==> flow/design.v <==
module CPU
(
    input  logic CLK,
    input  logic RES,
    output logic        IF_REQ,
    output logic [15:0] IF_ADDR,
    input  logic [ 3:0] IF_CODE,
    input  logic        IF_RDY,
    output logic        DM_REQ,
    output logic        DM_WRITE,
    output logic [14:0] DM_ADDR,
    output logic [ 7:0] DM_WDATA,
    input  logic [ 7:0] DM_RDATA,
    input  logic        DM_RDY,
    output logic        IO_REQ,
    output logic        IO_WRITE,
    output logic [ 1:0] IO_ADDR,
    output logic [ 7:0] IO_WDATA,
    input  logic [ 7:0] IO_RDATA,
    input  logic        IO_RDY
);
logic slot;
assign slot = IF_RDY & DM_RDY & IO_RDY;
logic        if_do;
logic        if_do_dphase;
logic [15:0] if_addr;  
logic [ 3:0] if_code;
logic [ 3:0] if_code_keep;
assign IF_REQ  = if_do & slot;
assign IF_ADDR = if_addr;
always_ff @(posedge CLK, posedge RES)
begin
    if (RES)
        if_do_dphase <= 1'b0;
    else if (IF_REQ & IF_RDY)
        if_do_dphase <= 1'b1;
    else if (IF_RDY)
        if_do_dphase <= 1'b0;
end
always_ff @(posedge CLK, posedge RES)
begin
    if (RES)
        if_code_keep <= 4'hf;
    else if (if_do_dphase & IF_RDY)
        if_code_keep <= IF_CODE;    
end
assign if_code = (if_do_dphase & IF_RDY)? IF_CODE : if_code_keep;
logic        dr_do;
logic        dr_do_dphase;
logic        dw_do;
logic [14:0] dm_addr;
logic [ 7:0] dw_data;
logic [ 7:0] dr_data;
logic [ 7:0] dr_data_keep;
assign DM_REQ   = (dr_do | dw_do) & slot;
assign DM_WRITE = dw_do;
assign DM_ADDR  = dm_addr;
assign DM_WDATA = dw_data;
always_ff @(posedge CLK, posedge RES)
begin
    if (RES)
        dr_do_dphase <= 1'b0;
    else if (DM_REQ & ~DM_WRITE & DM_RDY)
        dr_do_dphase <= 1'b1;
    else if (DM_RDY)
        dr_do_dphase <= 1'b0;
end
always_ff @(posedge CLK, posedge RES)
begin
    if (RES)
        dr_data_keep <= 8'h00;
    else if (dr_do_dphase & DM_RDY)
        dr_data_keep <= DM_RDATA;    
end
assign dr_data = (dr_do_dphase & DM_RDY)? DM_RDATA : dr_data_keep;
logic       ir_do;
logic       iw_do;
logic       ir_do_dphase;
logic [7:0] iw_data;
logic [7:0] ir_data;
logic [7:0] ir_data_keep;
logic [1:0] io_addr;
always_ff @(posedge CLK, posedge RES)
begin
    if (RES)
        ir_do_dphase <= 1'b0;
    else if (IO_REQ & ~IO_WRITE & IO_RDY)
        ir_do_dphase <= 1'b1;
    else if (slot)
        ir_do_dphase <= 1'b0;
end
assign IO_REQ   = (ir_do | iw_do) & slot;
assign IO_WRITE = iw_do;
assign IO_ADDR  = io_addr;
assign IO_WDATA = iw_data;
always_ff @(posedge CLK, posedge RES)
begin
    if (RES)
        ir_data_keep <= 8'h00;
    else if (ir_do_dphase & IO_RDY)
        ir_data_keep <= IO_RDATA;    
end
assign ir_data = (ir_do_dphase & IO_RDY)? IO_RDATA : ir_data_keep;
logic [15:0] pc;   
logic        pc_clr;
logic        pc_inc;
logic        pc_dec;
logic        pc_inc2;
logic        pc_dec2;
always_ff @(posedge CLK, posedge RES)
begin
    if (RES)
        pc <= 16'h0000;
    else if (pc_clr & slot)
        pc <= 16'h0000;
    else if (pc_inc & slot)
        pc <= pc + 16'h0001;
    else if (pc_dec & slot)
        pc <= pc - 16'h0001;
    else if (pc_inc2 & slot)
        pc <= pc + 16'h0002;
    else if (pc_dec2 & slot)
        pc <= pc - 16'h0002;
end
assign if_addr = pc;
logic [14:0] ptr;  
logic        ptr_clr;
logic        ptr_inc;
logic        ptr_dec;
logic        ptr_end;
always_ff @(posedge CLK, posedge RES)
begin
    if (RES)
        ptr <= 15'h0000;
    else if (ptr_clr & slot)
        ptr <= 15'h0000;
    else if (ptr_inc & slot)
        ptr <= ptr + 15'h0001;
    else if (ptr_dec & slot)
        ptr <= ptr - 15'h0001;
end
assign dm_addr = ptr;
assign ptr_end      = (ptr == 15'h001d);
logic [15:0] indent;
logic        indent_clr;
logic        indent_inc;
logic        indent_dec;
logic        indent_zero;
logic        indent_plus;
always_ff @(posedge CLK, posedge RES)
begin
    if (RES)
        indent <= 16'h0000;
    else if (indent_clr & slot)
        indent <= 16'h0000;
    else if (indent_inc & slot)
        indent <= indent + 16'h0001;
    else if (indent_dec & slot)
        indent <= indent - 16'h0001;
end
assign indent_zero = (indent == 16'h0000);
assign indent_plus = ~indent[15] & (|indent[14:0]);
logic [3:0] alufunc;
logic [7:0] aluinx;
logic [7:0] aluout;
logic       aluzero;
logic       aluinx_dr;
logic       aluinx_ir;
assign aluinx = (aluinx_dr)? dr_data
              : (aluinx_ir)? ir_data
              : 8'h00;
always_comb
begin
    case (alufunc)
        4'h0 : aluout = 8'h00;
        4'h1 : aluout = aluinx;
        4'h2  : aluout = aluinx + 8'h01;
        4'h3  : aluout = aluinx - 8'h01;
        default       : aluout = 8'h00;
    endcase
end
assign aluzero = (aluout == 8'h00);
assign dw_data = aluout;
assign iw_data = aluout;
logic [4:0] state;
logic [4:0] state_next;
logic [3:0] seq;
logic       seq_clr;
logic       seq_inc;
always_ff @(posedge CLK, posedge RES)
begin
    if (RES)
        state <= 5'h00;
    else if (slot)
        state <= state_next;
end
always_ff @(posedge CLK, posedge RES)
begin
    if (RES)
        seq <= 4'h0;
    else if (seq_clr & slot)
        seq <= 4'h0;
    else if (seq_inc & slot)
        seq <= seq + 4'h1;
end
always @*
begin
    state_next = 5'h00;
    seq_clr    = 1'b0;
    seq_inc    = 1'b0;
    if_do   = 1'b0;
    pc_clr  = 1'b0;
    pc_inc  = 1'b0;
    pc_dec  = 1'b0;
    pc_inc2 = 1'b0;
    pc_dec2 = 1'b0;
    ptr_clr = 1'b0;
    ptr_inc = 1'b0;
    ptr_dec = 1'b0;
    dr_do = 1'b0;
    dw_do = 1'b0;
    ir_do = 1'b0;
    iw_do = 1'b0;
    io_addr = 2'b00;
    indent_clr = 1'b0;
    indent_inc = 1'b0;
    indent_dec = 1'b0;
    alufunc   = 4'h0;
    aluinx_dr = 1'b0;
    aluinx_ir = 1'b0;
    casez ({state, seq})
        {5'h00, 4'h0} :
        begin
            pc_clr     = 1'b1;
            ptr_clr    = 1'b1;
            indent_clr = 1'b1;
            seq_inc    = 1'b1;
            state_next = 5'h00;
        end
        {5'h00, 4'h1} :
        begin
            if (ptr_end)
            begin
                dw_do   = 1'b1;
                alufunc = 4'h0;
                ptr_inc = 1'b1;
                seq_inc = 1'b1;
                state_next = 5'h00;
            end
            else
            begin
                dw_do   = 1'b1;
                alufunc = 4'h0;
                ptr_inc = 1'b1;
                state_next = 5'h00;
            end
        end
        {5'h00, 4'h2} :
        begin
            dr_do = 1'b1;
            seq_inc = 1'b1;
            state_next = 5'h00;
        end
        {5'h00, 4'h3} :
        begin
            aluinx_dr = 1'b1;
            alufunc   = 4'h1;
            iw_do = 1'b1;
            io_addr = 2'b10;
            ptr_inc = 1'b1;
            seq_inc = 1'b1;
            state_next = 5'h00;
        end
        {5'h00, 4'h4} :
        begin
            dr_do = 1'b1;
            seq_inc = 1'b1;
            state_next = 5'h00;
        end
        {5'h00, 4'h5} :
        begin
            aluinx_dr = 1'b1;
            alufunc   = 4'h1;
            iw_do = 1'b1;
            io_addr = 2'b11;
            ptr_clr = 1'b1;
            if_do  = 1'b1;
            pc_inc = 1'b1;
            seq_clr    = 1'b1;
            state_next = 5'h01;
        end
        {5'h01, 4'h0} :
        begin
            case (if_code)
                4'h0, 4'h1 :  
                begin
                    ptr_inc = ~if_code[0];
                    ptr_dec =  if_code[0];
                    if_do  = 1'b1;
                    pc_inc = 1'b1;
                    seq_clr    = 1'b1;
                    state_next = 5'h01;
                end
                4'h2, 4'h3 :
                begin
                    dr_do = 1'b1;
                    seq_inc    = 1'b1;
                    state_next = {1'b1, if_code};                
                end
                4'h4 :
                begin
                    dr_do = 1'b1;
                    seq_inc = 1'b1;
                    state_next = 5'h14;
                end
                4'h5 :
                begin
                    ir_do = 1'b1;
                    seq_inc = 1'b1;
                    state_next = 5'h15;
                end
                4'h6, 4'h7 :
                begin
                    dr_do = 1'b1;
                    seq_inc = 1'b1;
                    state_next = {1'b1, if_code};
                end
                4'h8 :
                begin
                    seq_clr = 1'b1;
                    state_next = 5'h00;
                end
                4'hf :
                begin
                    if_do  = 1'b1;
                    pc_inc = 1'b1;
                    seq_clr    = 1'b1;
                    state_next = 5'h01;
                end
                default :  
                begin
                    if_do  = 1'b1;
                    pc_inc = 1'b1;
                    seq_clr    = 1'b1;
                    state_next = 5'h01;
                end
            endcase        
        end        
        {5'h12, 4'h1}, {5'h13, 4'h1} :
        begin
            aluinx_dr = 1'b1;
            alufunc   = state[3:0];
            dw_do = 1'b1;
            if_do  = 1'b1;
            pc_inc = 1'b1;
            seq_clr    = 1'b1;
            state_next = 5'h01;
        end
        {5'h14, 4'h1} :
        begin
            aluinx_dr = 1'b1;
            alufunc   = 4'h1;
            iw_do = 1'b1;
            if_do  = 1'b1;
            pc_inc = 1'b1;
            seq_clr    = 1'b1;
            state_next = 5'h01;
        end
        {5'h15, 4'h1} :
        begin
            dr_do = 1'b1;
            seq_inc = 1'b1;
            state_next = 5'h15;
        end
        {5'h15, 4'h2} :
        begin
            aluinx_ir = 1'b1;
            alufunc   = 4'h1;
            dw_do = 1'b1;
            if_do  = 1'b1;
            pc_inc = 1'b1;
            seq_clr    = 1'b1;
            state_next = 5'h01;
        end
        {5'h16, 4'h1} :
        begin
            aluinx_dr = 1'b1;
            alufunc = 4'h1;
            if (~aluzero)
            begin
                if_do  = 1'b1;
                pc_inc = 1'b1;
                seq_clr    = 1'b1;
                state_next = 5'h01;
            end
            else
            begin
                if_do  = 1'b1;
                pc_inc = 1'b1;
                indent_clr = 1'b1;
                seq_inc = 1'b1;
                state_next = 5'h16;
            end
        end
        {5'h16, 4'h2} :
        begin
            if (indent_zero && (if_code == 4'h7))
            begin
                if_do  = 1'b1;
                pc_inc = 1'b1;
                seq_clr    = 1'b1;
                state_next = 5'h01;
            end
            else if (indent_plus && (if_code == 4'h7))
            begin
                indent_dec = 1'b1;
                if_do  = 1'b1;
                pc_inc = 1'b1;
                state_next = 5'h16;
            end
            else if (if_code == 4'h6)
            begin
                indent_inc = 1'b1;
                if_do  = 1'b1;
                pc_inc = 1'b1;
                state_next = 5'h16;
            end
            else
            begin
                if_do  = 1'b1;
                pc_inc = 1'b1;
                state_next = 5'h16;
            end                    
        end        
        {5'h17, 4'h1} :
        begin
            aluinx_dr = 1'b1;
            alufunc = 4'h1;
            if (aluzero)
            begin
                if_do  = 1'b1;
                pc_inc = 1'b1;
                seq_clr    = 1'b1;
                state_next = 5'h01;
            end
            else
            begin
                pc_dec2 = 1'b1;
                indent_clr = 1'b1;
                seq_inc = 1'b1;
                state_next = 5'h17;
            end
        end
        {5'h17, 4'h2} :
        begin
            if_do  = 1'b1;
            pc_dec = 1'b1;
            seq_inc = 1'b1;
            state_next = 5'h17;
        end
        {5'h17, 4'h3} :
        begin
            if (indent_zero && (if_code == 4'h6))
            begin
                pc_inc2 = 1'b1;
                seq_inc = 1'b1;
                state_next = 5'h17;
            end
            else if (indent_plus && (if_code == 4'h6))
            begin
                indent_dec = 1'b1;
                if_do  = 1'b1;
                pc_dec = 1'b1;
                state_next = 5'h17;
            end
            else if (if_code == 4'h7)
            begin
                indent_inc = 1'b1;
                if_do  = 1'b1;
                pc_dec = 1'b1;
                state_next = 5'h17;
            end
            else
            begin
                if_do  = 1'b1;
                pc_dec = 1'b1;
                state_next = 5'h17;
            end                    
        end        
        {5'h17, 4'h4} :
        begin
            if_do  = 1'b1;
            pc_inc = 1'b1;
            seq_clr    = 1'b1;
            state_next = 5'h01;
        end
        default :  
        begin
            seq_clr    = 1'b1;
            state_next = 5'h00;
        end
    endcase
end
endmodule
module CACHE
(
    input  logic CLK,
    input  logic RES,
    input  logic        IF_REQ,
    input  logic [15:0] IF_ADDR,
    output logic [ 3:0] IF_CODE,
    output logic        IF_RDY,
    input  logic        DM_REQ,
    input  logic        DM_WRITE,
    input  logic [14:0] DM_ADDR,
    input  logic [ 7:0] DM_WDATA,
    output logic [ 7:0] DM_RDATA,
    output logic        DM_RDY,
    output logic        BUS_REQ,
    output logic        BUS_WRITE,
    output logic [15:0] BUS_ADDR,
    output logic [ 7:0] BUS_WDATA,
    input  logic [ 7:0] BUS_RDATA,
    input  logic        BUS_RDY
);
logic if_slot;  
logic [10:0] ic_a0;  
logic [10:0] ic_a1;  
logic [10:0] ic_a2;  
logic [10:0] ic_a3;  
logic [31:0] ic_d0;  
logic [31:0] ic_d1;  
logic [31:0] ic_d2;  
logic [31:0] ic_d3;  
logic        ic_v0;  
logic        ic_v1;  
logic        ic_v2;  
logic        ic_v3;  
logic        if_hit;
logic        if_hit_dphase;
logic [ 4:0] if_hit_dphase_addr;  
assign if_hit = IF_REQ & ic_v0 & (IF_ADDR[4:3] == 2'b00) & (ic_a0 == IF_ADDR[15:5])
              | IF_REQ & ic_v1 & (IF_ADDR[4:3] == 2'b01) & (ic_a1 == IF_ADDR[15:5])
              | IF_REQ & ic_v2 & (IF_ADDR[4:3] == 2'b10) & (ic_a2 == IF_ADDR[15:5])
              | IF_REQ & ic_v3 & (IF_ADDR[4:3] == 2'b11) & (ic_a3 == IF_ADDR[15:5]);
always_ff @(posedge CLK, posedge RES)
begin
    if (RES)
    begin
        if_hit_dphase      <= 1'b0;
        if_hit_dphase_addr <= 5'b00_000;
    end
    else if (if_hit & if_slot)
    begin
        if_hit_dphase      <= 1'b1;
        if_hit_dphase_addr <= IF_ADDR[4:0];
    end
    else if (if_slot)
    begin
        if_hit_dphase      <= 1'b0;
        if_hit_dphase_addr <= 5'b00_000;
    end
end    
logic        if_mis_req;
logic [15:0] if_mis_req_addr;  
logic        if_mis_dphase;
logic [15:0] if_mis_dphase_addr;
logic [31:0] if_mis_dphase_rdata;
assign if_mis_req = IF_REQ & ~if_hit;
assign if_mis_req_addr = {1'b0, IF_ADDR[15:1]};
always_ff @(posedge CLK, posedge RES)
begin
    if (RES)
    begin
        if_mis_dphase      <= 1'b0;
        if_mis_dphase_addr <= 16'h0000;
    end
    else if (if_mis_req & if_slot)
    begin
        if_mis_dphase      <= 1'b1;
        if_mis_dphase_addr <= IF_ADDR[15:0];        
    end
    else if (if_slot)
    begin
        if_mis_dphase      <= 1'b0;
        if_mis_dphase_addr <= 16'h0000;
    end
end
always_ff @(posedge CLK, posedge RES)
begin
    if (RES)
    begin
        ic_v0 <= 1'b0;
        ic_v1 <= 1'b0;
        ic_v2 <= 1'b0;
        ic_v3 <= 1'b0;
    end
    else if (if_mis_req & if_slot & (IF_ADDR[4:3] == 2'b00))
        ic_v0 <= 1'b1;
    else if (if_mis_req & if_slot & (IF_ADDR[4:3] == 2'b01))
        ic_v1 <= 1'b1;
    else if (if_mis_req & if_slot & (IF_ADDR[4:3] == 2'b10))
        ic_v2 <= 1'b1;
    else if (if_mis_req & if_slot & (IF_ADDR[4:3] == 2'b11))
        ic_v3 <= 1'b1;
end
always_ff @(posedge CLK, posedge RES)
begin
    if (RES)
    begin
        ic_a0 <= 11'h000;
        ic_a1 <= 11'h000;
        ic_a2 <= 11'h000;
        ic_a3 <= 11'h000;
    end
    else if (if_mis_req & if_slot & (IF_ADDR[4:3] == 2'b00))
        ic_a0 <= IF_ADDR[15:5];
    else if (if_mis_req & if_slot & (IF_ADDR[4:3] == 2'b01))
        ic_a1 <= IF_ADDR[15:5];
    else if (if_mis_req & if_slot & (IF_ADDR[4:3] == 2'b10))
        ic_a2 <= IF_ADDR[15:5];
    else if (if_mis_req & if_slot & (IF_ADDR[4:3] == 2'b11))
        ic_a3 <= IF_ADDR[15:5];
end
always_ff @(posedge CLK, posedge RES)
begin
    if (RES)
    begin
        ic_d0 <= 32'h00000000;
        ic_d1 <= 32'h00000000;
        ic_d2 <= 32'h00000000;
        ic_d3 <= 32'h00000000;
    end
    else if (if_mis_dphase & if_slot & (if_mis_dphase_addr[4:3] == 2'b00))
        ic_d0 <= if_mis_dphase_rdata;
    else if (if_mis_dphase & if_slot & (if_mis_dphase_addr[4:3] == 2'b01))
        ic_d1 <= if_mis_dphase_rdata;
    else if (if_mis_dphase & if_slot & (if_mis_dphase_addr[4:3] == 2'b10))
        ic_d2 <= if_mis_dphase_rdata;
    else if (if_mis_dphase & if_slot & (if_mis_dphase_addr[4:3] == 2'b11))
        ic_d3 <= if_mis_dphase_rdata;
end
logic [3:0] ic_d0_out;
logic [3:0] ic_d1_out;
logic [3:0] ic_d2_out;
logic [3:0] ic_d3_out;
always @*
begin
    case (if_hit_dphase_addr[2:0])
        3'b000  : ic_d0_out = ic_d0[ 3: 0];
        3'b001  : ic_d0_out = ic_d0[ 7: 4];
        3'b010  : ic_d0_out = ic_d0[11: 8];
        3'b011  : ic_d0_out = ic_d0[15:12];
        3'b100  : ic_d0_out = ic_d0[19:16];
        3'b101  : ic_d0_out = ic_d0[23:20];
        3'b110  : ic_d0_out = ic_d0[27:24];
        3'b111  : ic_d0_out = ic_d0[31:28];
        default : ic_d0_out = 4'b1111;  
    endcase
end
always @*
begin
    case (if_hit_dphase_addr[2:0])
        3'b000  : ic_d1_out = ic_d1[ 3: 0];
        3'b001  : ic_d1_out = ic_d1[ 7: 4];
        3'b010  : ic_d1_out = ic_d1[11: 8];
        3'b011  : ic_d1_out = ic_d1[15:12];
        3'b100  : ic_d1_out = ic_d1[19:16];
        3'b101  : ic_d1_out = ic_d1[23:20];
        3'b110  : ic_d1_out = ic_d1[27:24];
        3'b111  : ic_d1_out = ic_d1[31:28];
        default : ic_d1_out = 4'b1111;  
    endcase
end
always @*
begin
    case (if_hit_dphase_addr[2:0])
        3'b000  : ic_d2_out = ic_d2[ 3: 0];
        3'b001  : ic_d2_out = ic_d2[ 7: 4];
        3'b010  : ic_d2_out = ic_d2[11: 8];
        3'b011  : ic_d2_out = ic_d2[15:12];
        3'b100  : ic_d2_out = ic_d2[19:16];
        3'b101  : ic_d2_out = ic_d2[23:20];
        3'b110  : ic_d2_out = ic_d2[27:24];
        3'b111  : ic_d2_out = ic_d2[31:28];
        default : ic_d2_out = 4'b1111;  
    endcase
end
always @*
begin
    case (if_hit_dphase_addr[2:0])
        3'b000  : ic_d3_out = ic_d3[ 3: 0];
        3'b001  : ic_d3_out = ic_d3[ 7: 4];
        3'b010  : ic_d3_out = ic_d3[11: 8];
        3'b011  : ic_d3_out = ic_d3[15:12];
        3'b100  : ic_d3_out = ic_d3[19:16];
        3'b101  : ic_d3_out = ic_d3[23:20];
        3'b110  : ic_d3_out = ic_d3[27:24];
        3'b111  : ic_d3_out = ic_d3[31:28];
        default : ic_d3_out = 4'b1111;  
    endcase
end
always @*
begin
    if (if_hit_dphase & if_slot)
    begin   
        IF_CODE = (if_hit_dphase_addr[4:3] == 2'b00)? ic_d0_out
                : (if_hit_dphase_addr[4:3] == 2'b01)? ic_d1_out
                : (if_hit_dphase_addr[4:3] == 2'b10)? ic_d2_out
                : (if_hit_dphase_addr[4:3] == 2'b11)? ic_d3_out
                : 4'hf;  
    end
    else if (if_mis_dphase & if_slot)
        IF_CODE = (if_mis_dphase_addr[2:0] == 3'b000)? if_mis_dphase_rdata[ 3: 0]
                : (if_mis_dphase_addr[2:0] == 3'b001)? if_mis_dphase_rdata[ 7: 4]
                : (if_mis_dphase_addr[2:0] == 3'b010)? if_mis_dphase_rdata[11: 8]
                : (if_mis_dphase_addr[2:0] == 3'b011)? if_mis_dphase_rdata[15:12]
                : (if_mis_dphase_addr[2:0] == 3'b100)? if_mis_dphase_rdata[19:16]
                : (if_mis_dphase_addr[2:0] == 3'b101)? if_mis_dphase_rdata[23:20]
                : (if_mis_dphase_addr[2:0] == 3'b110)? if_mis_dphase_rdata[27:24]
                : (if_mis_dphase_addr[2:0] == 3'b111)? if_mis_dphase_rdata[31:28]
                : 4'hf;  
    else
        IF_CODE = 4'hf;  
end
assign IF_RDY = if_slot;
logic dm_slot;  
logic [11:0] dc_a0;  
logic [11:0] dc_a1;  
logic [31:0] dc_d0;  
logic [31:0] dc_d1;  
logic        dc_v0;  
logic        dc_v1;  
logic        dm_hit;
logic        dm_hit_dphase;
logic        dm_hit_dphase_write;
logic [ 2:0] dm_hit_dphase_addr;  
logic [ 7:0] dm_hit_dphase_wdata;
logic [31:0] dm_hit_dphase_update_data0;
logic [31:0] dm_hit_dphase_update_data1;
assign dm_hit = DM_REQ & dc_v0 & ~DM_ADDR[2] & (dc_a0 == DM_ADDR[14:3])
              | DM_REQ & dc_v1 &  DM_ADDR[2] & (dc_a1 == DM_ADDR[14:3]);
always_ff @(posedge CLK, posedge RES)
begin
    if (RES)
    begin
        dm_hit_dphase       <= 1'b0;
        dm_hit_dphase_write <= 1'b0;
        dm_hit_dphase_addr  <= 3'b0_00;
        dm_hit_dphase_wdata <= 8'h00;
    end
    else if (dm_hit & dm_slot)
    begin
        dm_hit_dphase       <= 1'b1;
        dm_hit_dphase_write <= DM_WRITE;
        dm_hit_dphase_addr  <= DM_ADDR[2:0];
        dm_hit_dphase_wdata <= DM_WDATA;
    end
    else if (dm_slot)
    begin
        dm_hit_dphase       <= 1'b0;
        dm_hit_dphase_write <= 1'b0;
        dm_hit_dphase_addr  <= 3'b0_00;
        dm_hit_dphase_wdata <= 8'h00;
    end
end
logic        dm_mis_req;
logic        dm_mis_req_write;
logic [15:0] dm_mis_req_addr;
logic        dm_mis_replace;
logic [15:0] dm_mis_replace_addr;
logic        dm_mis_dphase;
logic [14:0] dm_mis_dphase_addr;
logic        dm_mis_dphase_write;
logic [ 7:0] dm_mis_dphase_wdata;
logic [31:0] dm_mis_dphase_rdata;
logic [31:0] dm_mis_dphase_update_data;
logic [31:0] dm_mis_dphase_writeback_data;
assign dm_mis_req       = DM_REQ & ~dm_hit;
assign dm_mis_req_write = DM_WRITE;
assign dm_mis_req_addr  = {1'b1, DM_ADDR};
assign dm_mis_replace   = dm_mis_req & dc_v0 & ~DM_ADDR[2]
                        | dm_mis_req & dc_v1 &  DM_ADDR[2];    
assign dm_mis_replace_addr = (~DM_ADDR[2])? {1'b1, dc_a0, 1'b0, 2'b00}
                           :                {1'b1, dc_a1, 1'b1, 2'b00};   
always_ff @(posedge CLK, posedge RES)
begin
    if (RES)
    begin
        dm_mis_dphase       <= 1'b0;
        dm_mis_dphase_write <= 1'b0;
        dm_mis_dphase_addr  <= 15'h0000;
        dm_mis_dphase_wdata <= 8'h00;
    end
    else if (dm_mis_req & dm_slot)
    begin
        dm_mis_dphase       <= 1'b1;
        dm_mis_dphase_write <= dm_mis_req_write;
        dm_mis_dphase_addr  <= DM_ADDR;
        dm_mis_dphase_wdata <= DM_WDATA;
    end
    else if (dm_slot)
    begin
        dm_mis_dphase       <= 1'b0;
        dm_mis_dphase_write <= 1'b0;
        dm_mis_dphase_addr  <= 15'h0000;
        dm_mis_dphase_wdata <= 8'h00;
    end
end
always_ff @(posedge CLK, posedge RES)
begin
    if (RES)
    begin
        dc_v0 <= 1'b0;
        dc_v1 <= 1'b0;
    end
    else if (dm_mis_req & dm_slot & ~DM_ADDR[2])
        dc_v0 <= 1'b1;
    else if (dm_mis_req & dm_slot &  DM_ADDR[2])
        dc_v1 <= 1'b1;
end
always_ff @(posedge CLK, posedge RES)
begin
    if (RES)
    begin
        dc_a0 <= 12'h000;
        dc_a1 <= 12'h000;
    end
    else if (dm_mis_req & dm_slot & ~DM_ADDR[2])
        dc_a0 <= DM_ADDR[14:3];
    else if (dm_mis_req & dm_slot &  DM_ADDR[2])
        dc_a1 <= DM_ADDR[14:3];
end
always_ff @(posedge CLK, posedge RES)
begin
    if (RES)
    begin
        dc_d0 <= 32'h00000000;
        dc_d1 <= 32'h00000000;
    end
    else if (dm_hit_dphase & dm_hit_dphase_write & dm_slot & ~dm_hit_dphase_addr[2])
        dc_d0 <= dm_hit_dphase_update_data0;
    else if (dm_hit_dphase & dm_hit_dphase_write & dm_slot &  dm_hit_dphase_addr[2])
        dc_d1 <= dm_hit_dphase_update_data1;
    else if (dm_mis_dphase & dm_mis_dphase_write & dm_slot & ~dm_mis_dphase_addr[2])
        dc_d0 <= dm_mis_dphase_update_data;
    else if (dm_mis_dphase & dm_mis_dphase_write & dm_slot &  dm_mis_dphase_addr[2])
        dc_d1 <= dm_mis_dphase_update_data;
    else if (dm_mis_dphase & dm_slot & ~dm_mis_dphase_addr[2])
        dc_d0 <= dm_mis_dphase_rdata;
    else if (dm_mis_dphase & dm_slot &  dm_mis_dphase_addr[2])
        dc_d1 <= dm_mis_dphase_rdata;
end
always @*
begin
    dm_hit_dphase_update_data0 = dc_d0;  
    if (dm_hit_dphase_addr[1:0] == 2'b00) dm_hit_dphase_update_data0[ 7: 0] = dm_hit_dphase_wdata;
    if (dm_hit_dphase_addr[1:0] == 2'b01) dm_hit_dphase_update_data0[15: 8] = dm_hit_dphase_wdata;
    if (dm_hit_dphase_addr[1:0] == 2'b10) dm_hit_dphase_update_data0[23:16] = dm_hit_dphase_wdata;
    if (dm_hit_dphase_addr[1:0] == 2'b11) dm_hit_dphase_update_data0[31:24] = dm_hit_dphase_wdata;
end
always @*
begin
    dm_hit_dphase_update_data1 = dc_d1;  
    if (dm_hit_dphase_addr[1:0] == 2'b00) dm_hit_dphase_update_data1[ 7: 0] = dm_hit_dphase_wdata;
    if (dm_hit_dphase_addr[1:0] == 2'b01) dm_hit_dphase_update_data1[15: 8] = dm_hit_dphase_wdata;
    if (dm_hit_dphase_addr[1:0] == 2'b10) dm_hit_dphase_update_data1[23:16] = dm_hit_dphase_wdata;
    if (dm_hit_dphase_addr[1:0] == 2'b11) dm_hit_dphase_update_data1[31:24] = dm_hit_dphase_wdata;
end
always @*
begin
    dm_mis_dphase_update_data = dm_mis_dphase_rdata;
    if (dm_mis_dphase_addr[1:0] == 2'b00) dm_mis_dphase_update_data[ 7: 0] = dm_mis_dphase_wdata;
    if (dm_mis_dphase_addr[1:0] == 2'b01) dm_mis_dphase_update_data[15: 8] = dm_mis_dphase_wdata;
    if (dm_mis_dphase_addr[1:0] == 2'b10) dm_mis_dphase_update_data[23:16] = dm_mis_dphase_wdata;
    if (dm_mis_dphase_addr[1:0] == 2'b11) dm_mis_dphase_update_data[31:24] = dm_mis_dphase_wdata;
end
always @*
begin
    if (dm_hit_dphase & ~dm_hit_dphase_write & dm_slot)
        DM_RDATA = (dm_hit_dphase_addr[2:0] == 3'b0_00)? dc_d0[ 7: 0]
                 : (dm_hit_dphase_addr[2:0] == 3'b0_01)? dc_d0[15: 8]
                 : (dm_hit_dphase_addr[2:0] == 3'b0_10)? dc_d0[23:16]
                 : (dm_hit_dphase_addr[2:0] == 3'b0_11)? dc_d0[31:24]
                 : (dm_hit_dphase_addr[2:0] == 3'b1_00)? dc_d1[ 7: 0]
                 : (dm_hit_dphase_addr[2:0] == 3'b1_01)? dc_d1[15: 8]
                 : (dm_hit_dphase_addr[2:0] == 3'b1_10)? dc_d1[23:16]
                 : (dm_hit_dphase_addr[2:0] == 3'b1_11)? dc_d1[31:24]
                 : 8'h00;
    else if (dm_mis_dphase & ~dm_mis_dphase_write & dm_slot)
        DM_RDATA = (dm_mis_dphase_addr[1:0] == 2'b00)? dm_mis_dphase_rdata[ 7: 0]
                 : (dm_mis_dphase_addr[1:0] == 2'b01)? dm_mis_dphase_rdata[15: 8]
                 : (dm_mis_dphase_addr[1:0] == 2'b10)? dm_mis_dphase_rdata[23:16]
                 : (dm_mis_dphase_addr[1:0] == 2'b11)? dm_mis_dphase_rdata[31:24]
                 : 8'h00;
    else
        DM_RDATA = 8'h00;
end
assign dm_mis_dphase_writeback_data
    = (dm_mis_req & dm_hit_dphase & ~dm_mis_req_addr[2] & ~dm_hit_dphase_addr[2])? dm_hit_dphase_update_data0
    : (dm_mis_req & dm_hit_dphase &  dm_mis_req_addr[2] &  dm_hit_dphase_addr[2])? dm_hit_dphase_update_data1
    : (dm_mis_req & ~dm_mis_req_addr[2])? dc_d0
    : (dm_mis_req &  dm_mis_req_addr[2])? dc_d1
    : (dm_mis_dphase                   )? dm_mis_dphase_update_data  
    : 32'h00000000;
assign DM_RDY = dm_slot;
logic        bus_req_inst;
logic        bus_req_data;
logic        bus_req_read;
logic        bus_req_wrte;
logic [15:0] bus_req_addr;
logic        bus_req_repl;
logic [15:0] bus_req_repl_addr;
logic [31:0] bus_req_wdata;
logic        bus_rdy;
logic [31:0] bus_rdy_rdata;
logic        if_mis_req_pend;
logic [15:0] if_mis_req_addr_pend;
assign bus_req_inst = (if_mis_req | if_mis_req_pend) & ~dm_mis_req;  
assign bus_req_data = dm_mis_req;
assign bus_req_read = dm_mis_req & ~dm_mis_req_write;
assign bus_req_wrte = dm_mis_req &  dm_mis_req_write;
assign bus_req_repl = dm_mis_replace;
assign bus_req_addr = (dm_mis_req     )? dm_mis_req_addr
                    : (if_mis_req_pend)? if_mis_req_addr_pend
                    : (if_mis_req     )? if_mis_req_addr
                    : 16'h0000;
assign bus_req_repl_addr = dm_mis_replace_addr;
assign bus_req_wdata = dm_mis_dphase_writeback_data;
assign if_mis_dphase_rdata = bus_rdy_rdata;
assign dm_mis_dphase_rdata = bus_rdy_rdata;
logic        bus_inst;
logic        bus_read;
logic        bus_wrte;
logic        bus_repl;
logic [15:0] bus_repl_addr;
logic [15:0] bus_pend_addr;
logic [31:0] bus_pend_wdata;
logic [31:0] bus_pend_rdata;
logic [ 2:0] bus_count;
logic        bus_count_end;
logic        bus_count_0123;
always_ff @(posedge CLK, posedge RES)
begin
    if (RES)
        bus_count <= 3'b000;
    else if (bus_req_inst & BUS_RDY)
        bus_count <= 3'b101;
    else if ((bus_req_read | bus_req_wrte) &  bus_req_repl & BUS_RDY)
        bus_count <= 3'b001;
    else if ((bus_req_read | bus_req_wrte) & ~bus_req_repl & BUS_RDY)
        bus_count <= 3'b101;
    else if (bus_count_end & BUS_RDY)
        bus_count <= bus_count;
    else if ((|bus_count) & BUS_RDY)
        bus_count <= bus_count + 3'b001;
end
assign bus_count_end  = (bus_count == 3'b000);
assign bus_count_0123 = ~bus_count[2];
always_ff @(posedge CLK, posedge RES)
begin
    if (RES)
        bus_inst <= 1'b0; 
    else if (bus_req_inst & BUS_RDY)
        bus_inst <= 1'b1; 
    else if (bus_count_end & BUS_RDY)
        bus_inst <= 1'b0; 
end
always_ff @(posedge CLK, posedge RES)
begin
    if (RES)
        bus_read <= 1'b0; 
    else if (bus_req_read & BUS_RDY)
        bus_read <= 1'b1; 
    else if (bus_count_end & BUS_RDY)
        bus_read <= 1'b0; 
end
always_ff @(posedge CLK, posedge RES)
begin
    if (RES)
        bus_wrte <= 1'b0; 
    else if (bus_req_wrte & BUS_RDY)
        bus_wrte <= 1'b1; 
    else if (bus_count_end & BUS_RDY)
        bus_wrte <= 1'b0; 
end
always_ff @(posedge CLK, posedge RES)
begin
    if (RES)
    begin
        bus_repl      <= 1'b0; 
        bus_repl_addr <= 16'h0000;
    end
    else if ((bus_req_read | bus_req_wrte) & BUS_RDY)
    begin
        bus_repl      <= bus_req_repl; 
        bus_repl_addr <= bus_req_repl_addr;
    end
    else if (bus_count_end & BUS_RDY)
    begin
        bus_repl      <= 1'b0; 
        bus_repl_addr <= 16'h0000;
    end
end
always_ff @(posedge CLK, posedge RES)
begin
    if (RES)
        bus_pend_addr <= 16'h0000;
    else if ((bus_req_inst | bus_req_read | bus_req_wrte) & BUS_RDY)
        bus_pend_addr <= bus_req_addr;
end
always_ff @(posedge CLK, posedge RES)
begin
    if (RES)
        bus_pend_wdata <= 32'h00000000;
    else if ((bus_req_read | bus_req_wrte) & BUS_RDY)
        bus_pend_wdata <= bus_req_wdata;
end
assign BUS_REQ = bus_req_inst | bus_req_read | bus_req_wrte
               | ((bus_inst | bus_read | bus_wrte) & ~bus_count_end);
assign BUS_WRITE = ((bus_req_read | bus_req_wrte) & bus_req_repl)? 1'b1
                 : (bus_req_inst  | bus_inst                    )? 1'b0
                 : ((bus_read | bus_wrte) & bus_count_0123)? 1'b1
                 : 1'b0;
assign BUS_ADDR
    = ((bus_req_read | bus_req_wrte) & ~bus_req_repl)? {bus_req_addr [15:2]    , 2'b00}
    : ((bus_req_read | bus_req_wrte) &  bus_req_repl)? {bus_req_repl_addr[15:2], 2'b00}
    : (bus_req_inst                                 )? {bus_req_addr[15:2]     , 2'b00}
    : ((bus_read | bus_wrte) & bus_count_0123)? {bus_repl_addr[15:2], bus_count[1:0]}
    : ((bus_read | bus_wrte)                 )? {bus_pend_addr[15:2], bus_count[1:0]}
    : (bus_inst                              )? {bus_pend_addr[15:2], bus_count[1:0]}
    : 16'h0000;
always @*
begin
    if (bus_req_read | bus_req_wrte)
    begin
        BUS_WDATA = bus_req_wdata[7:0];
    end
    else if (bus_read | bus_wrte)
    begin
        BUS_WDATA = (bus_count == 3'b001)? bus_pend_wdata[15: 8]
                  : (bus_count == 3'b010)? bus_pend_wdata[23:16]
                  : (bus_count == 3'b011)? bus_pend_wdata[31:24]
                  : 8'h00;
    end
    else
    begin
        BUS_WDATA = 8'h00;
    end
end
always_ff @(posedge CLK, posedge RES)
begin
    if (RES)
        bus_pend_rdata <= 32'h00000000;
    else if (bus_inst & BUS_RDY)
    begin
        if (bus_count == 3'b101)
            bus_pend_rdata[ 7: 0] <= BUS_RDATA;
        else if (bus_count == 3'b110)
            bus_pend_rdata[15: 8] <= BUS_RDATA;
        else if (bus_count == 3'b111)
            bus_pend_rdata[23:16] <= BUS_RDATA;
        else if (bus_count == 3'b000)
            bus_pend_rdata[31:24] <= BUS_RDATA;
    end
    else if ((bus_read | bus_wrte) & BUS_RDY)
    begin
        if (bus_count == 3'b101)
            bus_pend_rdata[ 7: 0] <= BUS_RDATA;
        else if (bus_count == 3'b110)
            bus_pend_rdata[15: 8] <= BUS_RDATA;
        else if (bus_count == 3'b111)
            bus_pend_rdata[23:16] <= BUS_RDATA;
        else if (bus_count == 3'b000)
            bus_pend_rdata[31:24] <= BUS_RDATA;
    end
end
assign bus_rdy = bus_count_end & BUS_RDY;
assign bus_rdy_rdata = {BUS_RDATA, bus_pend_rdata[23:0]};
always_ff @(posedge CLK, posedge RES)
begin
    if (RES)
    begin
        if_mis_req_pend      <= 1'b0;
        if_mis_req_addr_pend <= 16'h0000;
    end
    else if (if_mis_req & dm_mis_req & bus_rdy)
    begin
        if_mis_req_pend      <= if_mis_req;
        if_mis_req_addr_pend <= if_mis_req_addr;
    end
    else if (if_mis_req_pend & ~dm_mis_req & bus_rdy)
    begin
        if_mis_req_pend      <= 1'b0;
        if_mis_req_addr_pend <= 16'h0000;
    end
end
assign if_slot = bus_rdy & ~if_mis_req_pend;
assign dm_slot = bus_rdy | dm_hit_dphase;
endmodule
module bfcpu_core
(
    input  logic CLK,
    input  logic RES_N,
    output logic        BUS_REQ,
    output logic        BUS_WRITE,
    output logic [15:0] BUS_ADDR,
    output logic [ 7:0] BUS_WDATA,
    input  logic [ 7:0] BUS_RDATA,
    input  logic        BUS_RDY,
    output logic        IO_REQ,
    output logic        IO_WRITE,
    output logic [ 1:0] IO_ADDR,
    output logic [ 7:0] IO_WDATA,
    input  logic [ 7:0] IO_RDATA,
    input  logic        IO_RDY
);
logic        if_req;
logic [15:0] if_addr;
logic [ 3:0] if_code;
logic        if_rdy;
logic        dm_req;
logic        dm_write;
logic [14:0] dm_addr;
logic [ 7:0] dm_wdata;
logic [ 7:0] dm_rdata;
logic        dm_rdy;
CPU U_CPU
(
    .CLK (CLK),
    .RES (~RES_N),
    .IF_REQ  (if_req),
    .IF_ADDR (if_addr),
    .IF_CODE (if_code),
    .IF_RDY  (if_rdy),
    .DM_REQ   (dm_req),
    .DM_WRITE (dm_write),
    .DM_ADDR  (dm_addr),
    .DM_WDATA (dm_wdata),
    .DM_RDATA (dm_rdata),
    .DM_RDY   (dm_rdy),
    .IO_REQ   (IO_REQ),
    .IO_WRITE (IO_WRITE),
    .IO_ADDR  (IO_ADDR),
    .IO_WDATA (IO_WDATA),
    .IO_RDATA (IO_RDATA),
    .IO_RDY   (IO_RDY)
);
CACHE U_CACHE
(
    .CLK (CLK),
    .RES (~RES_N),
    .IF_REQ  (if_req),
    .IF_ADDR (if_addr),
    .IF_CODE (if_code),
    .IF_RDY  (if_rdy),
    .DM_REQ   (dm_req),
    .DM_WRITE (dm_write),
    .DM_ADDR  (dm_addr),
    .DM_WDATA (dm_wdata),
    .DM_RDATA (dm_rdata),
    .DM_RDY   (dm_rdy),
    .BUS_REQ   (BUS_REQ),
    .BUS_WRITE (BUS_WRITE),
    .BUS_ADDR  (BUS_ADDR),
    .BUS_WDATA (BUS_WDATA),
    .BUS_RDATA (BUS_RDATA),
    .BUS_RDY   (BUS_RDY)
);
endmodule
Wiki page: bfcpu_core / tool data

From RTL to reports: bfcpu_core. Each step is given for the RTL above and for the edited RTL. "original" refers to lines of the RTL above, "edited" to lines of the edited file. "change" is "edited" less "original", of the values as shown; "rel. change" is that difference over "original", in percent. Cell names lack the library's common part. The mark -- stands for no value.

Design top: bfcpu_core. Clock port: CLK. Cell library: sky130hd. Library corner: tt_025C_1v80.

The edit. Unified diff, file above to edited file. A script made this edit. It changes what the design does and was not meant as an optimisation.

```diff
@@ -119,5 +119,5 @@
         pc <= pc - 16'h0001;
     else if (pc_inc2 & slot)
-        pc <= pc + 16'h0002;
+        pc <= pc | 16'h0002;
     else if (pc_dec2 & slot)
         pc <= pc - 16'h0002;
```

Word level. Source: Yosys, flattened and elaborated, memories not mapped. Widths are those after wreduce. Registers that Yosys merges into a memory's read port (data or address) are not register bits. Print and check cells do not count.

Word-level totals: output and inout bits (original 38, edited 38, change 0, rel. change 0.00%); RAM bits (original 0, edited 0, change 0); bits in registers (original 502, edited 502, change 0, rel. change 0.00%); clocked read ports x word width (original 0, edited 0, change 0); elaborated cells (original 568, edited 571, change +3, rel. change +0.53%); memory cells (original 0, edited 0, change 0); bits in read-only memories (original 0, edited 0, change 0); bits in latches (original 0, edited 0, change 0); input port bits (original 20, edited 20, change 0, rel. change 0.00%).

Operators by class: equal/unequal tests (original 82, edited 83, change +1, rel. change +1.22%); bitwise operators (original 153, edited 153, change 0, rel. change 0.00%); multiplexer cells (original 202, edited 202, change 0, rel. change 0.00%); reduce/logical cells (original 68, edited 70, change +2, rel. change +2.94%); add/sub/neg operators (original 12, edited 11, change -1, rel. change -8.33%); magnitude comparators (original 0, edited 0, change 0); shift operators (original 0, edited 0, change 0); multiply operators (original 0, edited 0, change 0); divide/modulo/power cells (original 0, edited 0, change 0).

Operator list: AND reduction 2 bit (original 4, edited 5, change +1, rel. change +25.00%); adder 16 x 2 -> 16 bit (second input constant) (original 1, edited 0, change -1, rel. change -100.00%); inequality test 4 x 1 -> 1 bit (second input constant) (original 1, edited 2, change +1, rel. change +100.00%); nonzero test 4 bit (original 1, edited 2, change +1, rel. change +100.00%); AND 1 bit (original 112, edited 112, change 0, rel. change 0.00%); two-way mux 8 bit (original 56, edited 56, change 0, rel. change 0.00%); two-way mux 1 bit (original 54, edited 54, change 0, rel. change 0.00%); inverter 1 bit (original 24, edited 24, change 0, rel. change 0.00%); two-way mux 16 bit (original 20, edited 20, change 0, rel. change 0.00%); two-way mux 4 bit (original 17, edited 17, change 0, rel. change 0.00%); OR 1 bit (original 17, edited 17, change 0, rel. change 0.00%); equality test 3 bit (second input constant) (original 15, edited 15, change 0, rel. change 0.00%); two-way mux 32 bit (original 15, edited 15, change 0, rel. change 0.00%); nonzero test 2 bit (original 14, edited 14, change 0, rel. change 0.00%); equality test 9 bit (second input constant) (original 11, edited 11, change 0, rel. change 0.00%); equality test 2 bit (second input constant) (original 10, edited 10, change 0, rel. change 0.00%); two-way mux 3 bit (original 9, edited 9, change 0, rel. change 0.00%); equality test 3 x 2 -> 1 bit (second input constant) (original 8, edited 8, change 0, rel. change 0.00%); two-way mux 5 bit (original 7, edited 7, change 0, rel. change 0.00%); equality test 2 x 1 -> 1 bit (second input constant) (original 5, edited 5, change 0, rel. change 0.00%); zero test 2 bit (original 5, edited 5, change 0, rel. change 0.00%); two-way mux 15 bit (original 5, edited 5, change 0, rel. change 0.00%); parallel mux 1 bit (select 2 bit) (original 5, edited 5, change 0, rel. change 0.00%); OR reduction 2 bit (original 5, edited 5, change 0, rel. change 0.00%); equality test 11 bit (original 4, edited 4, change 0, rel. change 0.00%); equality test 3 x 1 -> 1 bit (second input constant) (original 4, edited 4, change 0, rel. change 0.00%); equality test 4 x 2 -> 1 bit (second input constant) (original 4, edited 4, change 0, rel. change 0.00%); equality test 4 x 3 -> 1 bit (second input constant) (original 4, edited 4, change 0, rel. change 0.00%).

Not every row of either side is listed.

Depth. Longest topological path by Yosys (ltp), each cell counted once; first at word level (registers and memories cut), then after technology mapping (sequential cells cut; the memories' decode and read muxes count).

Depth: word-level depth (original 33, edited 33, change 0, rel. change 0.00%); ABC_AREA (original 0, edited 0); mapped depth (original 24, edited 26, change +2, rel. change +8.33%).

Netlist. Source: synth_stat.txt of the flow (Yosys; design flattened, memories mapped). It holds for the ABC_AREA given above (unset counts as 0); a run with the other value may have another netlist.

Cell types: nand2_1 (original 242, edited 332, change +90, rel. change +37.19%); o21ai_0 (original 135, edited 201, change +66, rel. change +48.89%); o221ai_1 (original 71, edited 10, change -61, rel. change -85.92%); mux2i_1 (original 200, edited 146, change -54, rel. change -27.00%); nand3_1 (original 50, edited 92, change +42, rel. change +84.00%); inv_1 (original 94, edited 57, change -37, rel. change -39.36%); xnor2_1 (original 75, edited 42, change -33, rel. change -44.00%); a21oi_1 (original 104, edited 130, change +26, rel. change +25.00%); a22oi_1 (original 14, edited 34, change +20, rel. change +142.86%); xor2_1 (original 41, edited 60, change +19, rel. change +46.34%); mux2_1 (original 19, edited 6, change -13, rel. change -68.42%); a211oi_1 (original 17, edited 5, change -12, rel. change -70.59%); nor4_1 (original 20, edited 31, change +11, rel. change +55.00%); ha_1 (original 58, edited 48, change -10, rel. change -17.24%); nor2_1 (original 219, edited 210, change -9, rel. change -4.11%); buf_1 (original 30, edited 21, change -9, rel. change -30.00%); o21a_1 (original 15, edited 6, change -9, rel. change -60.00%); a31oi_1 (original 11, edited 20, change +9, rel. change +81.82%).

Not every row of either side is listed.

Mapped netlist: mapped cells (original 2911, edited 2932, change +21, rel. change +0.72%); sequential part of the area (um^2) (original 11991.5, edited 11991.5, change 0.0, rel. change 0.00%); buffer cells (original 228, edited 222, change -6, rel. change -2.63%); flip-flop cells (original 479, edited 479, change 0, rel. change 0.00%); synthesis area (um^2) (original 29469.5, edited 28656.2, change -813.3, rel. change -2.76%).

By module: a second synthesis without flattening, with its own total; a netlist apart from the flattened one above.

Second synthesis, totals: cells (unflattened synthesis) (original 3089, edited 3003, change -86, rel. change -2.78%); area total of the unflattened synthesis (um^2) (original 29861.1, edited 29251.8, change -609.3, rel. change -2.04%).

Rows give one instance, submodules left out.

By module, original: CACHE (cells 2195, times used 1, seq. area 10009.6 um^2, area 22416.5 um^2); CPU (cells 893, times used 1, seq. area 1981.9 um^2, area 7440.9 um^2); bfcpu_core (cells 1, times used 1, seq. area 0.0 um^2, area 3.8 um^2).

By module, edited: CACHE (cells 2195, times used 1, seq. area 10009.6 um^2, area 22416.5 um^2); CPU (cells 807, times used 1, seq. area 1981.9 um^2, area 6831.6 um^2); bfcpu_core (cells 1, times used 1, seq. area 0.0 um^2, area 3.8 um^2).

Worst setup path after synthesis. Path of least setup slack by OpenSTA after synthesis, without wires, with an ideal clock, recovery checks aside; 20% of the period is set as input and as output delay. Where synthesis merged equal registers, the netlist keeps one of their names.

Timing path post-synthesis: path kind (original in2out, edited in2out); start (original input BUS_RDY, edited input BUS_RDATA[0]); end (original output BUS_ADDR[15], edited output BUS_ADDR[2]); delay of the path (ps) (original 3883, edited 3880, change -3, rel. change -0.08%); period (ps) (original 10000, edited 10000, change 0, rel. change 0.00%); buffers on the path (original 3, edited 2, change -1, rel. change -33.33%); arrival (ps) (original 5883, edited 5880, change -3, rel. change -0.05%); slack (ps) (original 2117, edited 2120, change +3); required time (ps) (original 8000, edited 8000, change 0, rel. change 0.00%); output delay (ps) (original 2000, edited 2000, change 0, rel. change 0.00%); external input delay (ps) (original 2000, edited 2000, change 0, rel. change 0.00%); stages on the path (original 18, edited 17, change -1, rel. change -5.56%); synthesis period reached (ps) (original 7883, edited 7880, change -3, rel. change -0.04%).

"delay of the path" is the arrival time less input delay plus setup time. At an output port there is no setup time. "stages on the path" counts driving pins, that of a launching flip-flop among them; a cell with two outputs on the path counts twice. "synthesis period reached" = period - worst setup slack (recovery checks aside). The figure is calculated, with input and output delays left at 20% of the set period. Between the ends stands the longest chain of elaborated cells between them, by number of cells; it is not shown to be the way that was timed. Of several equally long chains one is given. Each line given opens the expression or statement behind the cell; cells for indexed reads and writes are added by Yosys, which also makes memories of some case tables.

On the way, post-synthesis, original:
Cell sequence: and3b_1 > clkbuf_1 > o2111a_1 > a221o_1 > o2bb2ai_1 > fa_1 > a211oi_1 > o21bai_1 > a21oi_1 > xor2_1 > o221ai_2 > nor3_1 > nand4b_2 > o21ai_4 > o21a_4 > buf_6 > buf_4 > o41ai_1. Cells in the longest elaborated chain: 26.

RTL lines, path post-synthesis, original: from (decl) (line 1110) `input  logic        BUS_RDY,`; AND 1 bit (line 1078) `assign bus_rdy = bus_count_end & BUS_RDY;`; OR 1 bit (line 1099) `assign dm_slot = bus_rdy | dm_hit_dphase;`; AND 1 bit (line 890) `else if (dm_mis_dphase & ~dm_mis_dphase_write & dm_slot)`; two-way mux 8 bit (line 890); two-way mux 8 bit (line 880) `if (dm_hit_dphase & ~dm_hit_dphase_write & dm_slot)`; two-way mux 8 bit (line 75) `assign dr_data = (dr_do_dphase & DM_RDY)? DM_RDATA : dr_data_keep;`; two-way mux 8 bit (line 169) `assign aluinx = (aluinx_dr)? dr_data`; [... 12 more ...]; inverter 1 bit (line 569) `assign if_mis_req = IF_REQ & ~if_hit;`; AND 1 bit (line 569); OR 1 bit (line 919) `assign bus_req_inst = (if_mis_req | if_mis_req_pend) & ~dm_mis_req;`; AND 1 bit (line 919); two-way mux 16 bit (line 1028) `: (bus_req_inst                                 )? {bus_req_addr[15:2]     , 2'b00}`; two-way mux 16 bit (line 1027) `: ((bus_req_read | bus_req_wrte) &  bus_req_repl)? {bus_req_repl_addr[15:2], 2'b00}`; two-way mux 16 bit (line 1026) `= ((bus_req_read | bus_req_wrte) & ~bus_req_repl)? {bus_req_addr [15:2]    , 2'b00}`; to (decl) (line 1107) `output logic [15:0] BUS_ADDR,`.

Some nets on the timed path still bear RTL names; the line given drives or declares the net.

Named nets, post-synthesis, original: U_CPU.dr_data[1] (line 75); IO_WDATA[6] (line 174) `case (alufunc)`.

On the way, post-synthesis, edited:
Cell sequence: clkbuf_1 > mux4_2 > nand2_1 > a311oi_1 > nor2_2 > inv_2 > fa_1 > or4_1 > o21ai_0 > o311a_1 > nand4b_1 > a2111o_1 > a2111oi_2 > buf_2 > a22oi_1 > nand2_1 > a31o_2. Cells in the longest elaborated chain: 29.

RTL lines, path post-synthesis, edited: from (decl) (line 1109) `input  logic [ 7:0] BUS_RDATA,`; two-way mux 4 bit (line 720) `: (if_mis_dphase_addr[2:0] == 3'b110)? if_mis_dphase_rdata[27:24]`; two-way mux 4 bit (line 719) `: (if_mis_dphase_addr[2:0] == 3'b101)? if_mis_dphase_rdata[23:20]`; two-way mux 4 bit (line 718) `: (if_mis_dphase_addr[2:0] == 3'b100)? if_mis_dphase_rdata[19:16]`; two-way mux 4 bit (line 717) `: (if_mis_dphase_addr[2:0] == 3'b011)? if_mis_dphase_rdata[15:12]`; two-way mux 4 bit (line 716) `: (if_mis_dphase_addr[2:0] == 3'b010)? if_mis_dphase_rdata[11: 8]`; two-way mux 4 bit (line 715) `: (if_mis_dphase_addr[2:0] == 3'b001)? if_mis_dphase_rdata[ 7: 4]`; two-way mux 4 bit (line 714) `IF_CODE = (if_mis_dphase_addr[2:0] == 3'b000)? if_mis_dphase_rdata[ 3: 0]`; [... 15 more ...]; AND 1 bit (line 569) `assign if_mis_req = IF_REQ & ~if_hit;`; two-way mux 15 bit (line 926) `: (if_mis_req     )? if_mis_req_addr`; two-way mux 16 bit (line 925) `: (if_mis_req_pend)? if_mis_req_addr_pend`; two-way mux 16 bit (line 924) `assign bus_req_addr = (dm_mis_req     )? dm_mis_req_addr`; two-way mux 16 bit (line 1028) `: (bus_req_inst                                 )? {bus_req_addr[15:2]     , 2'b00}`; two-way mux 16 bit (line 1027) `: ((bus_req_read | bus_req_wrte) &  bus_req_repl)? {bus_req_repl_addr[15:2], 2'b00}`; two-way mux 16 bit (line 1026) `= ((bus_req_read | bus_req_wrte) & ~bus_req_repl)? {bus_req_addr [15:2]    , 2'b00}`; to (decl) (line 1107) `output logic [15:0] BUS_ADDR,`.

Path in the finished layout. Path of least setup slack in the final report of each run of set A (OpenROAD, finished layout, wires in). Where an end is a register, its clock arrival counts in the times. The path's times are printed in steps of 10 ps; the period is the one set.

Timing path post-layout: path kind (original in2out, edited in2out); start (original input BUS_RDY, edited input IO_RDY); end (original output BUS_ADDR[2], edited output BUS_ADDR[3]); period (ps) (original 9740, edited 9740, change 0, rel. change 0.00%); required time (ps) (original 7790, edited 7790, change 0, rel. change 0.00%); slack (ps) (original 350, edited 350, change 0); external input delay (ps) (original 1950, edited 1950, change 0, rel. change 0.00%); stages on the path (original 21, edited 17, change -4, rel. change -19.05%); output delay (ps) (original 1950, edited 1950, change 0, rel. change 0.00%); arrival (ps) (original 7440, edited 7440, change 0, rel. change 0.00%); buffers on the path (original 4, edited 2, change -2, rel. change -50.00%).

Between the ends stands the longest chain of elaborated cells between them, by number of cells; it is not shown to be the way that was timed. Of several equally long chains one is given.

On the way, post-layout, original:
Cell sequence: clkdlybuf4s50_1 > and3b_1 > o21ai_2 > buf_4 > a22oi_1 > o31ai_1 > a21oi_1 > inv_1 > ha_1 > nor2b_1 > o21ai_0 > o211ai_1 > a31oi_1 > xnor3_1 > o22ai_2 > o21ai_4 > o21a_4 > buf_4 > or3_1 > a41oi_2 > clkdlybuf4s50_1. Cells in the longest elaborated chain: 27.

RTL lines, path post-layout, original: from (decl) (line 1110) `input  logic        BUS_RDY,`; AND 1 bit (line 1078) `assign bus_rdy = bus_count_end & BUS_RDY;`; OR 1 bit (line 1099) `assign dm_slot = bus_rdy | dm_hit_dphase;`; AND 1 bit (line 890) `else if (dm_mis_dphase & ~dm_mis_dphase_write & dm_slot)`; two-way mux 8 bit (line 890); two-way mux 8 bit (line 880) `if (dm_hit_dphase & ~dm_hit_dphase_write & dm_slot)`; two-way mux 8 bit (line 75) `assign dr_data = (dr_do_dphase & DM_RDY)? DM_RDATA : dr_data_keep;`; two-way mux 8 bit (line 169) `assign aluinx = (aluinx_dr)? dr_data`; [... 13 more ...]; AND 1 bit (line 569) `assign if_mis_req = IF_REQ & ~if_hit;`; two-way mux 15 bit (line 926) `: (if_mis_req     )? if_mis_req_addr`; two-way mux 16 bit (line 925) `: (if_mis_req_pend)? if_mis_req_addr_pend`; two-way mux 16 bit (line 924) `assign bus_req_addr = (dm_mis_req     )? dm_mis_req_addr`; two-way mux 16 bit (line 1028) `: (bus_req_inst                                 )? {bus_req_addr[15:2]     , 2'b00}`; two-way mux 16 bit (line 1027) `: ((bus_req_read | bus_req_wrte) &  bus_req_repl)? {bus_req_repl_addr[15:2], 2'b00}`; two-way mux 16 bit (line 1026) `= ((bus_req_read | bus_req_wrte) & ~bus_req_repl)? {bus_req_addr [15:2]    , 2'b00}`; to (decl) (line 1107) `output logic [15:0] BUS_ADDR,`.

Some nets on the timed path still bear RTL names; the line given drives or declares the net.

Named nets, post-layout, original (line): U_CPU.dr_data[5] (75).

On the way, post-layout, edited:
Cell sequence: clkdlybuf4s50_1 > nand2_1 > mux2_2 > a22oi_1 > inv_1 > ha_1 > a21o_1 > a21oi_1 > a21boi_0 > a311oi_1 > mux2i_1 > a2111o_1 > a211oi_2 > or3_1 > nand2b_4 > o211ai_1 > clkdlybuf4s50_1. Cells in the longest elaborated chain: 24.

RTL lines, path post-layout, edited: from (decl) (line 1116) `input  logic        IO_RDY`; AND 1 bit (line 103) `assign ir_data = (ir_do_dphase & IO_RDY)? IO_RDATA : ir_data_keep;`; two-way mux 8 bit (line 103); two-way mux 8 bit (line 170) `: (aluinx_ir)? ir_data`; two-way mux 8 bit (line 169) `assign aluinx = (aluinx_dr)? dr_data`; subtractor 8 x 1 -> 8 bit (line 178) `4'h3  : aluout = aluinx - 8'h01;`; parallel mux 8 bit (select 3 bit) (line 174) `case (alufunc)`; zero test 8 bit (line 182) `assign aluzero = (aluout == 8'h00);`; [... 10 more ...]; AND 1 bit (line 569) `assign if_mis_req = IF_REQ & ~if_hit;`; two-way mux 15 bit (line 926) `: (if_mis_req     )? if_mis_req_addr`; two-way mux 16 bit (line 925) `: (if_mis_req_pend)? if_mis_req_addr_pend`; two-way mux 16 bit (line 924) `assign bus_req_addr = (dm_mis_req     )? dm_mis_req_addr`; two-way mux 16 bit (line 1028) `: (bus_req_inst                                 )? {bus_req_addr[15:2]     , 2'b00}`; two-way mux 16 bit (line 1027) `: ((bus_req_read | bus_req_wrte) &  bus_req_repl)? {bus_req_repl_addr[15:2], 2'b00}`; two-way mux 16 bit (line 1026) `= ((bus_req_read | bus_req_wrte) & ~bus_req_repl)? {bus_req_addr [15:2]    , 2'b00}`; to (decl) (line 1107) `output logic [15:0] BUS_ADDR,`.

Named nets, post-layout, edited (line): U_CPU.ir_data[4] (103).

Layout results. Both versions went through the flow (Yosys, OpenROAD) with the same settings in each pair. Constraints: input delay and output delay 20% of the set period each, output load 0.01 pF.

Flow settings, set A:
The entry for CORE_UTILIZATION reads 40. period_ns: 9.74. Under CAP_MARGIN stands 20. For CORE_MARGIN the number is 2. For SLEW_MARGIN the number is 20.

Results, set A: utilization in the final report (%) (original 44.9, edited 44.9, change 0.0); total power after layout (µW) (original 7059, edited 6723, change -336, rel. change -4.76%); Yosys chip area after synthesis (um^2) (original 29469.5, edited 28656.2, change -813.3, rel. change -2.76%); worst hold slack in the final report (ps) (original 465, edited 475, change +10); die size (um^2) (original 75861.7, edited 73796.4, change -2065.3, rel. change -2.72%); setup TNS (ps) (original 0, edited 0, change 0); worst setup slack after layout (ps) (original 350, edited 349, change -1); clock period achieved (ps) (original 9390, edited 9391, change +1, rel. change +0.01%).

Flow settings, set B:
The figure for ABC_AREA is 0. The entry for CELL_PAD_IN_SITES_GLOBAL_PLACEMENT reads 1. Under CORE_ASPECT_RATIO stands 0.76. For CORE_MARGIN the number is 7. The entry for CORE_UTILIZATION reads 15. The figure for GPL_ROUTABILITY_DRIVEN is 1. MAX_ROUTING_LAYER: met4. The figure for SETUP_SLACK_MARGIN is 1.58. period_ns: 15.7. Under CAP_MARGIN stands 20. For SLEW_MARGIN the number is 20.

Results, set B: utilization in the final report (%) (original 17.9, edited 17.8, change -0.1); total power after layout (µW) (original 4547, edited 4091, change -456, rel. change -10.03%); Yosys chip area after synthesis (um^2) (original 29469.5, edited 28656.2, change -813.3, rel. change -2.76%); worst hold slack in the final report (ps) (original 466, edited 469, change +3); die size (um^2) (original 209188.0, edited 203592.0, change -5596.0, rel. change -2.68%); setup TNS (ps) (original 0, edited 0, change 0); worst setup slack after layout (ps) (original 3288, edited 2733, change -555); clock period achieved (ps) (original 12412, edited 12967, change +555, rel. change +4.47%).

"clock period achieved" = clock period - worst setup slack. The figure is calculated, with input and output delays left at 20% of the set period. "total power after layout" rests on the timing tool's default activity at the inputs, not on a simulated workload.
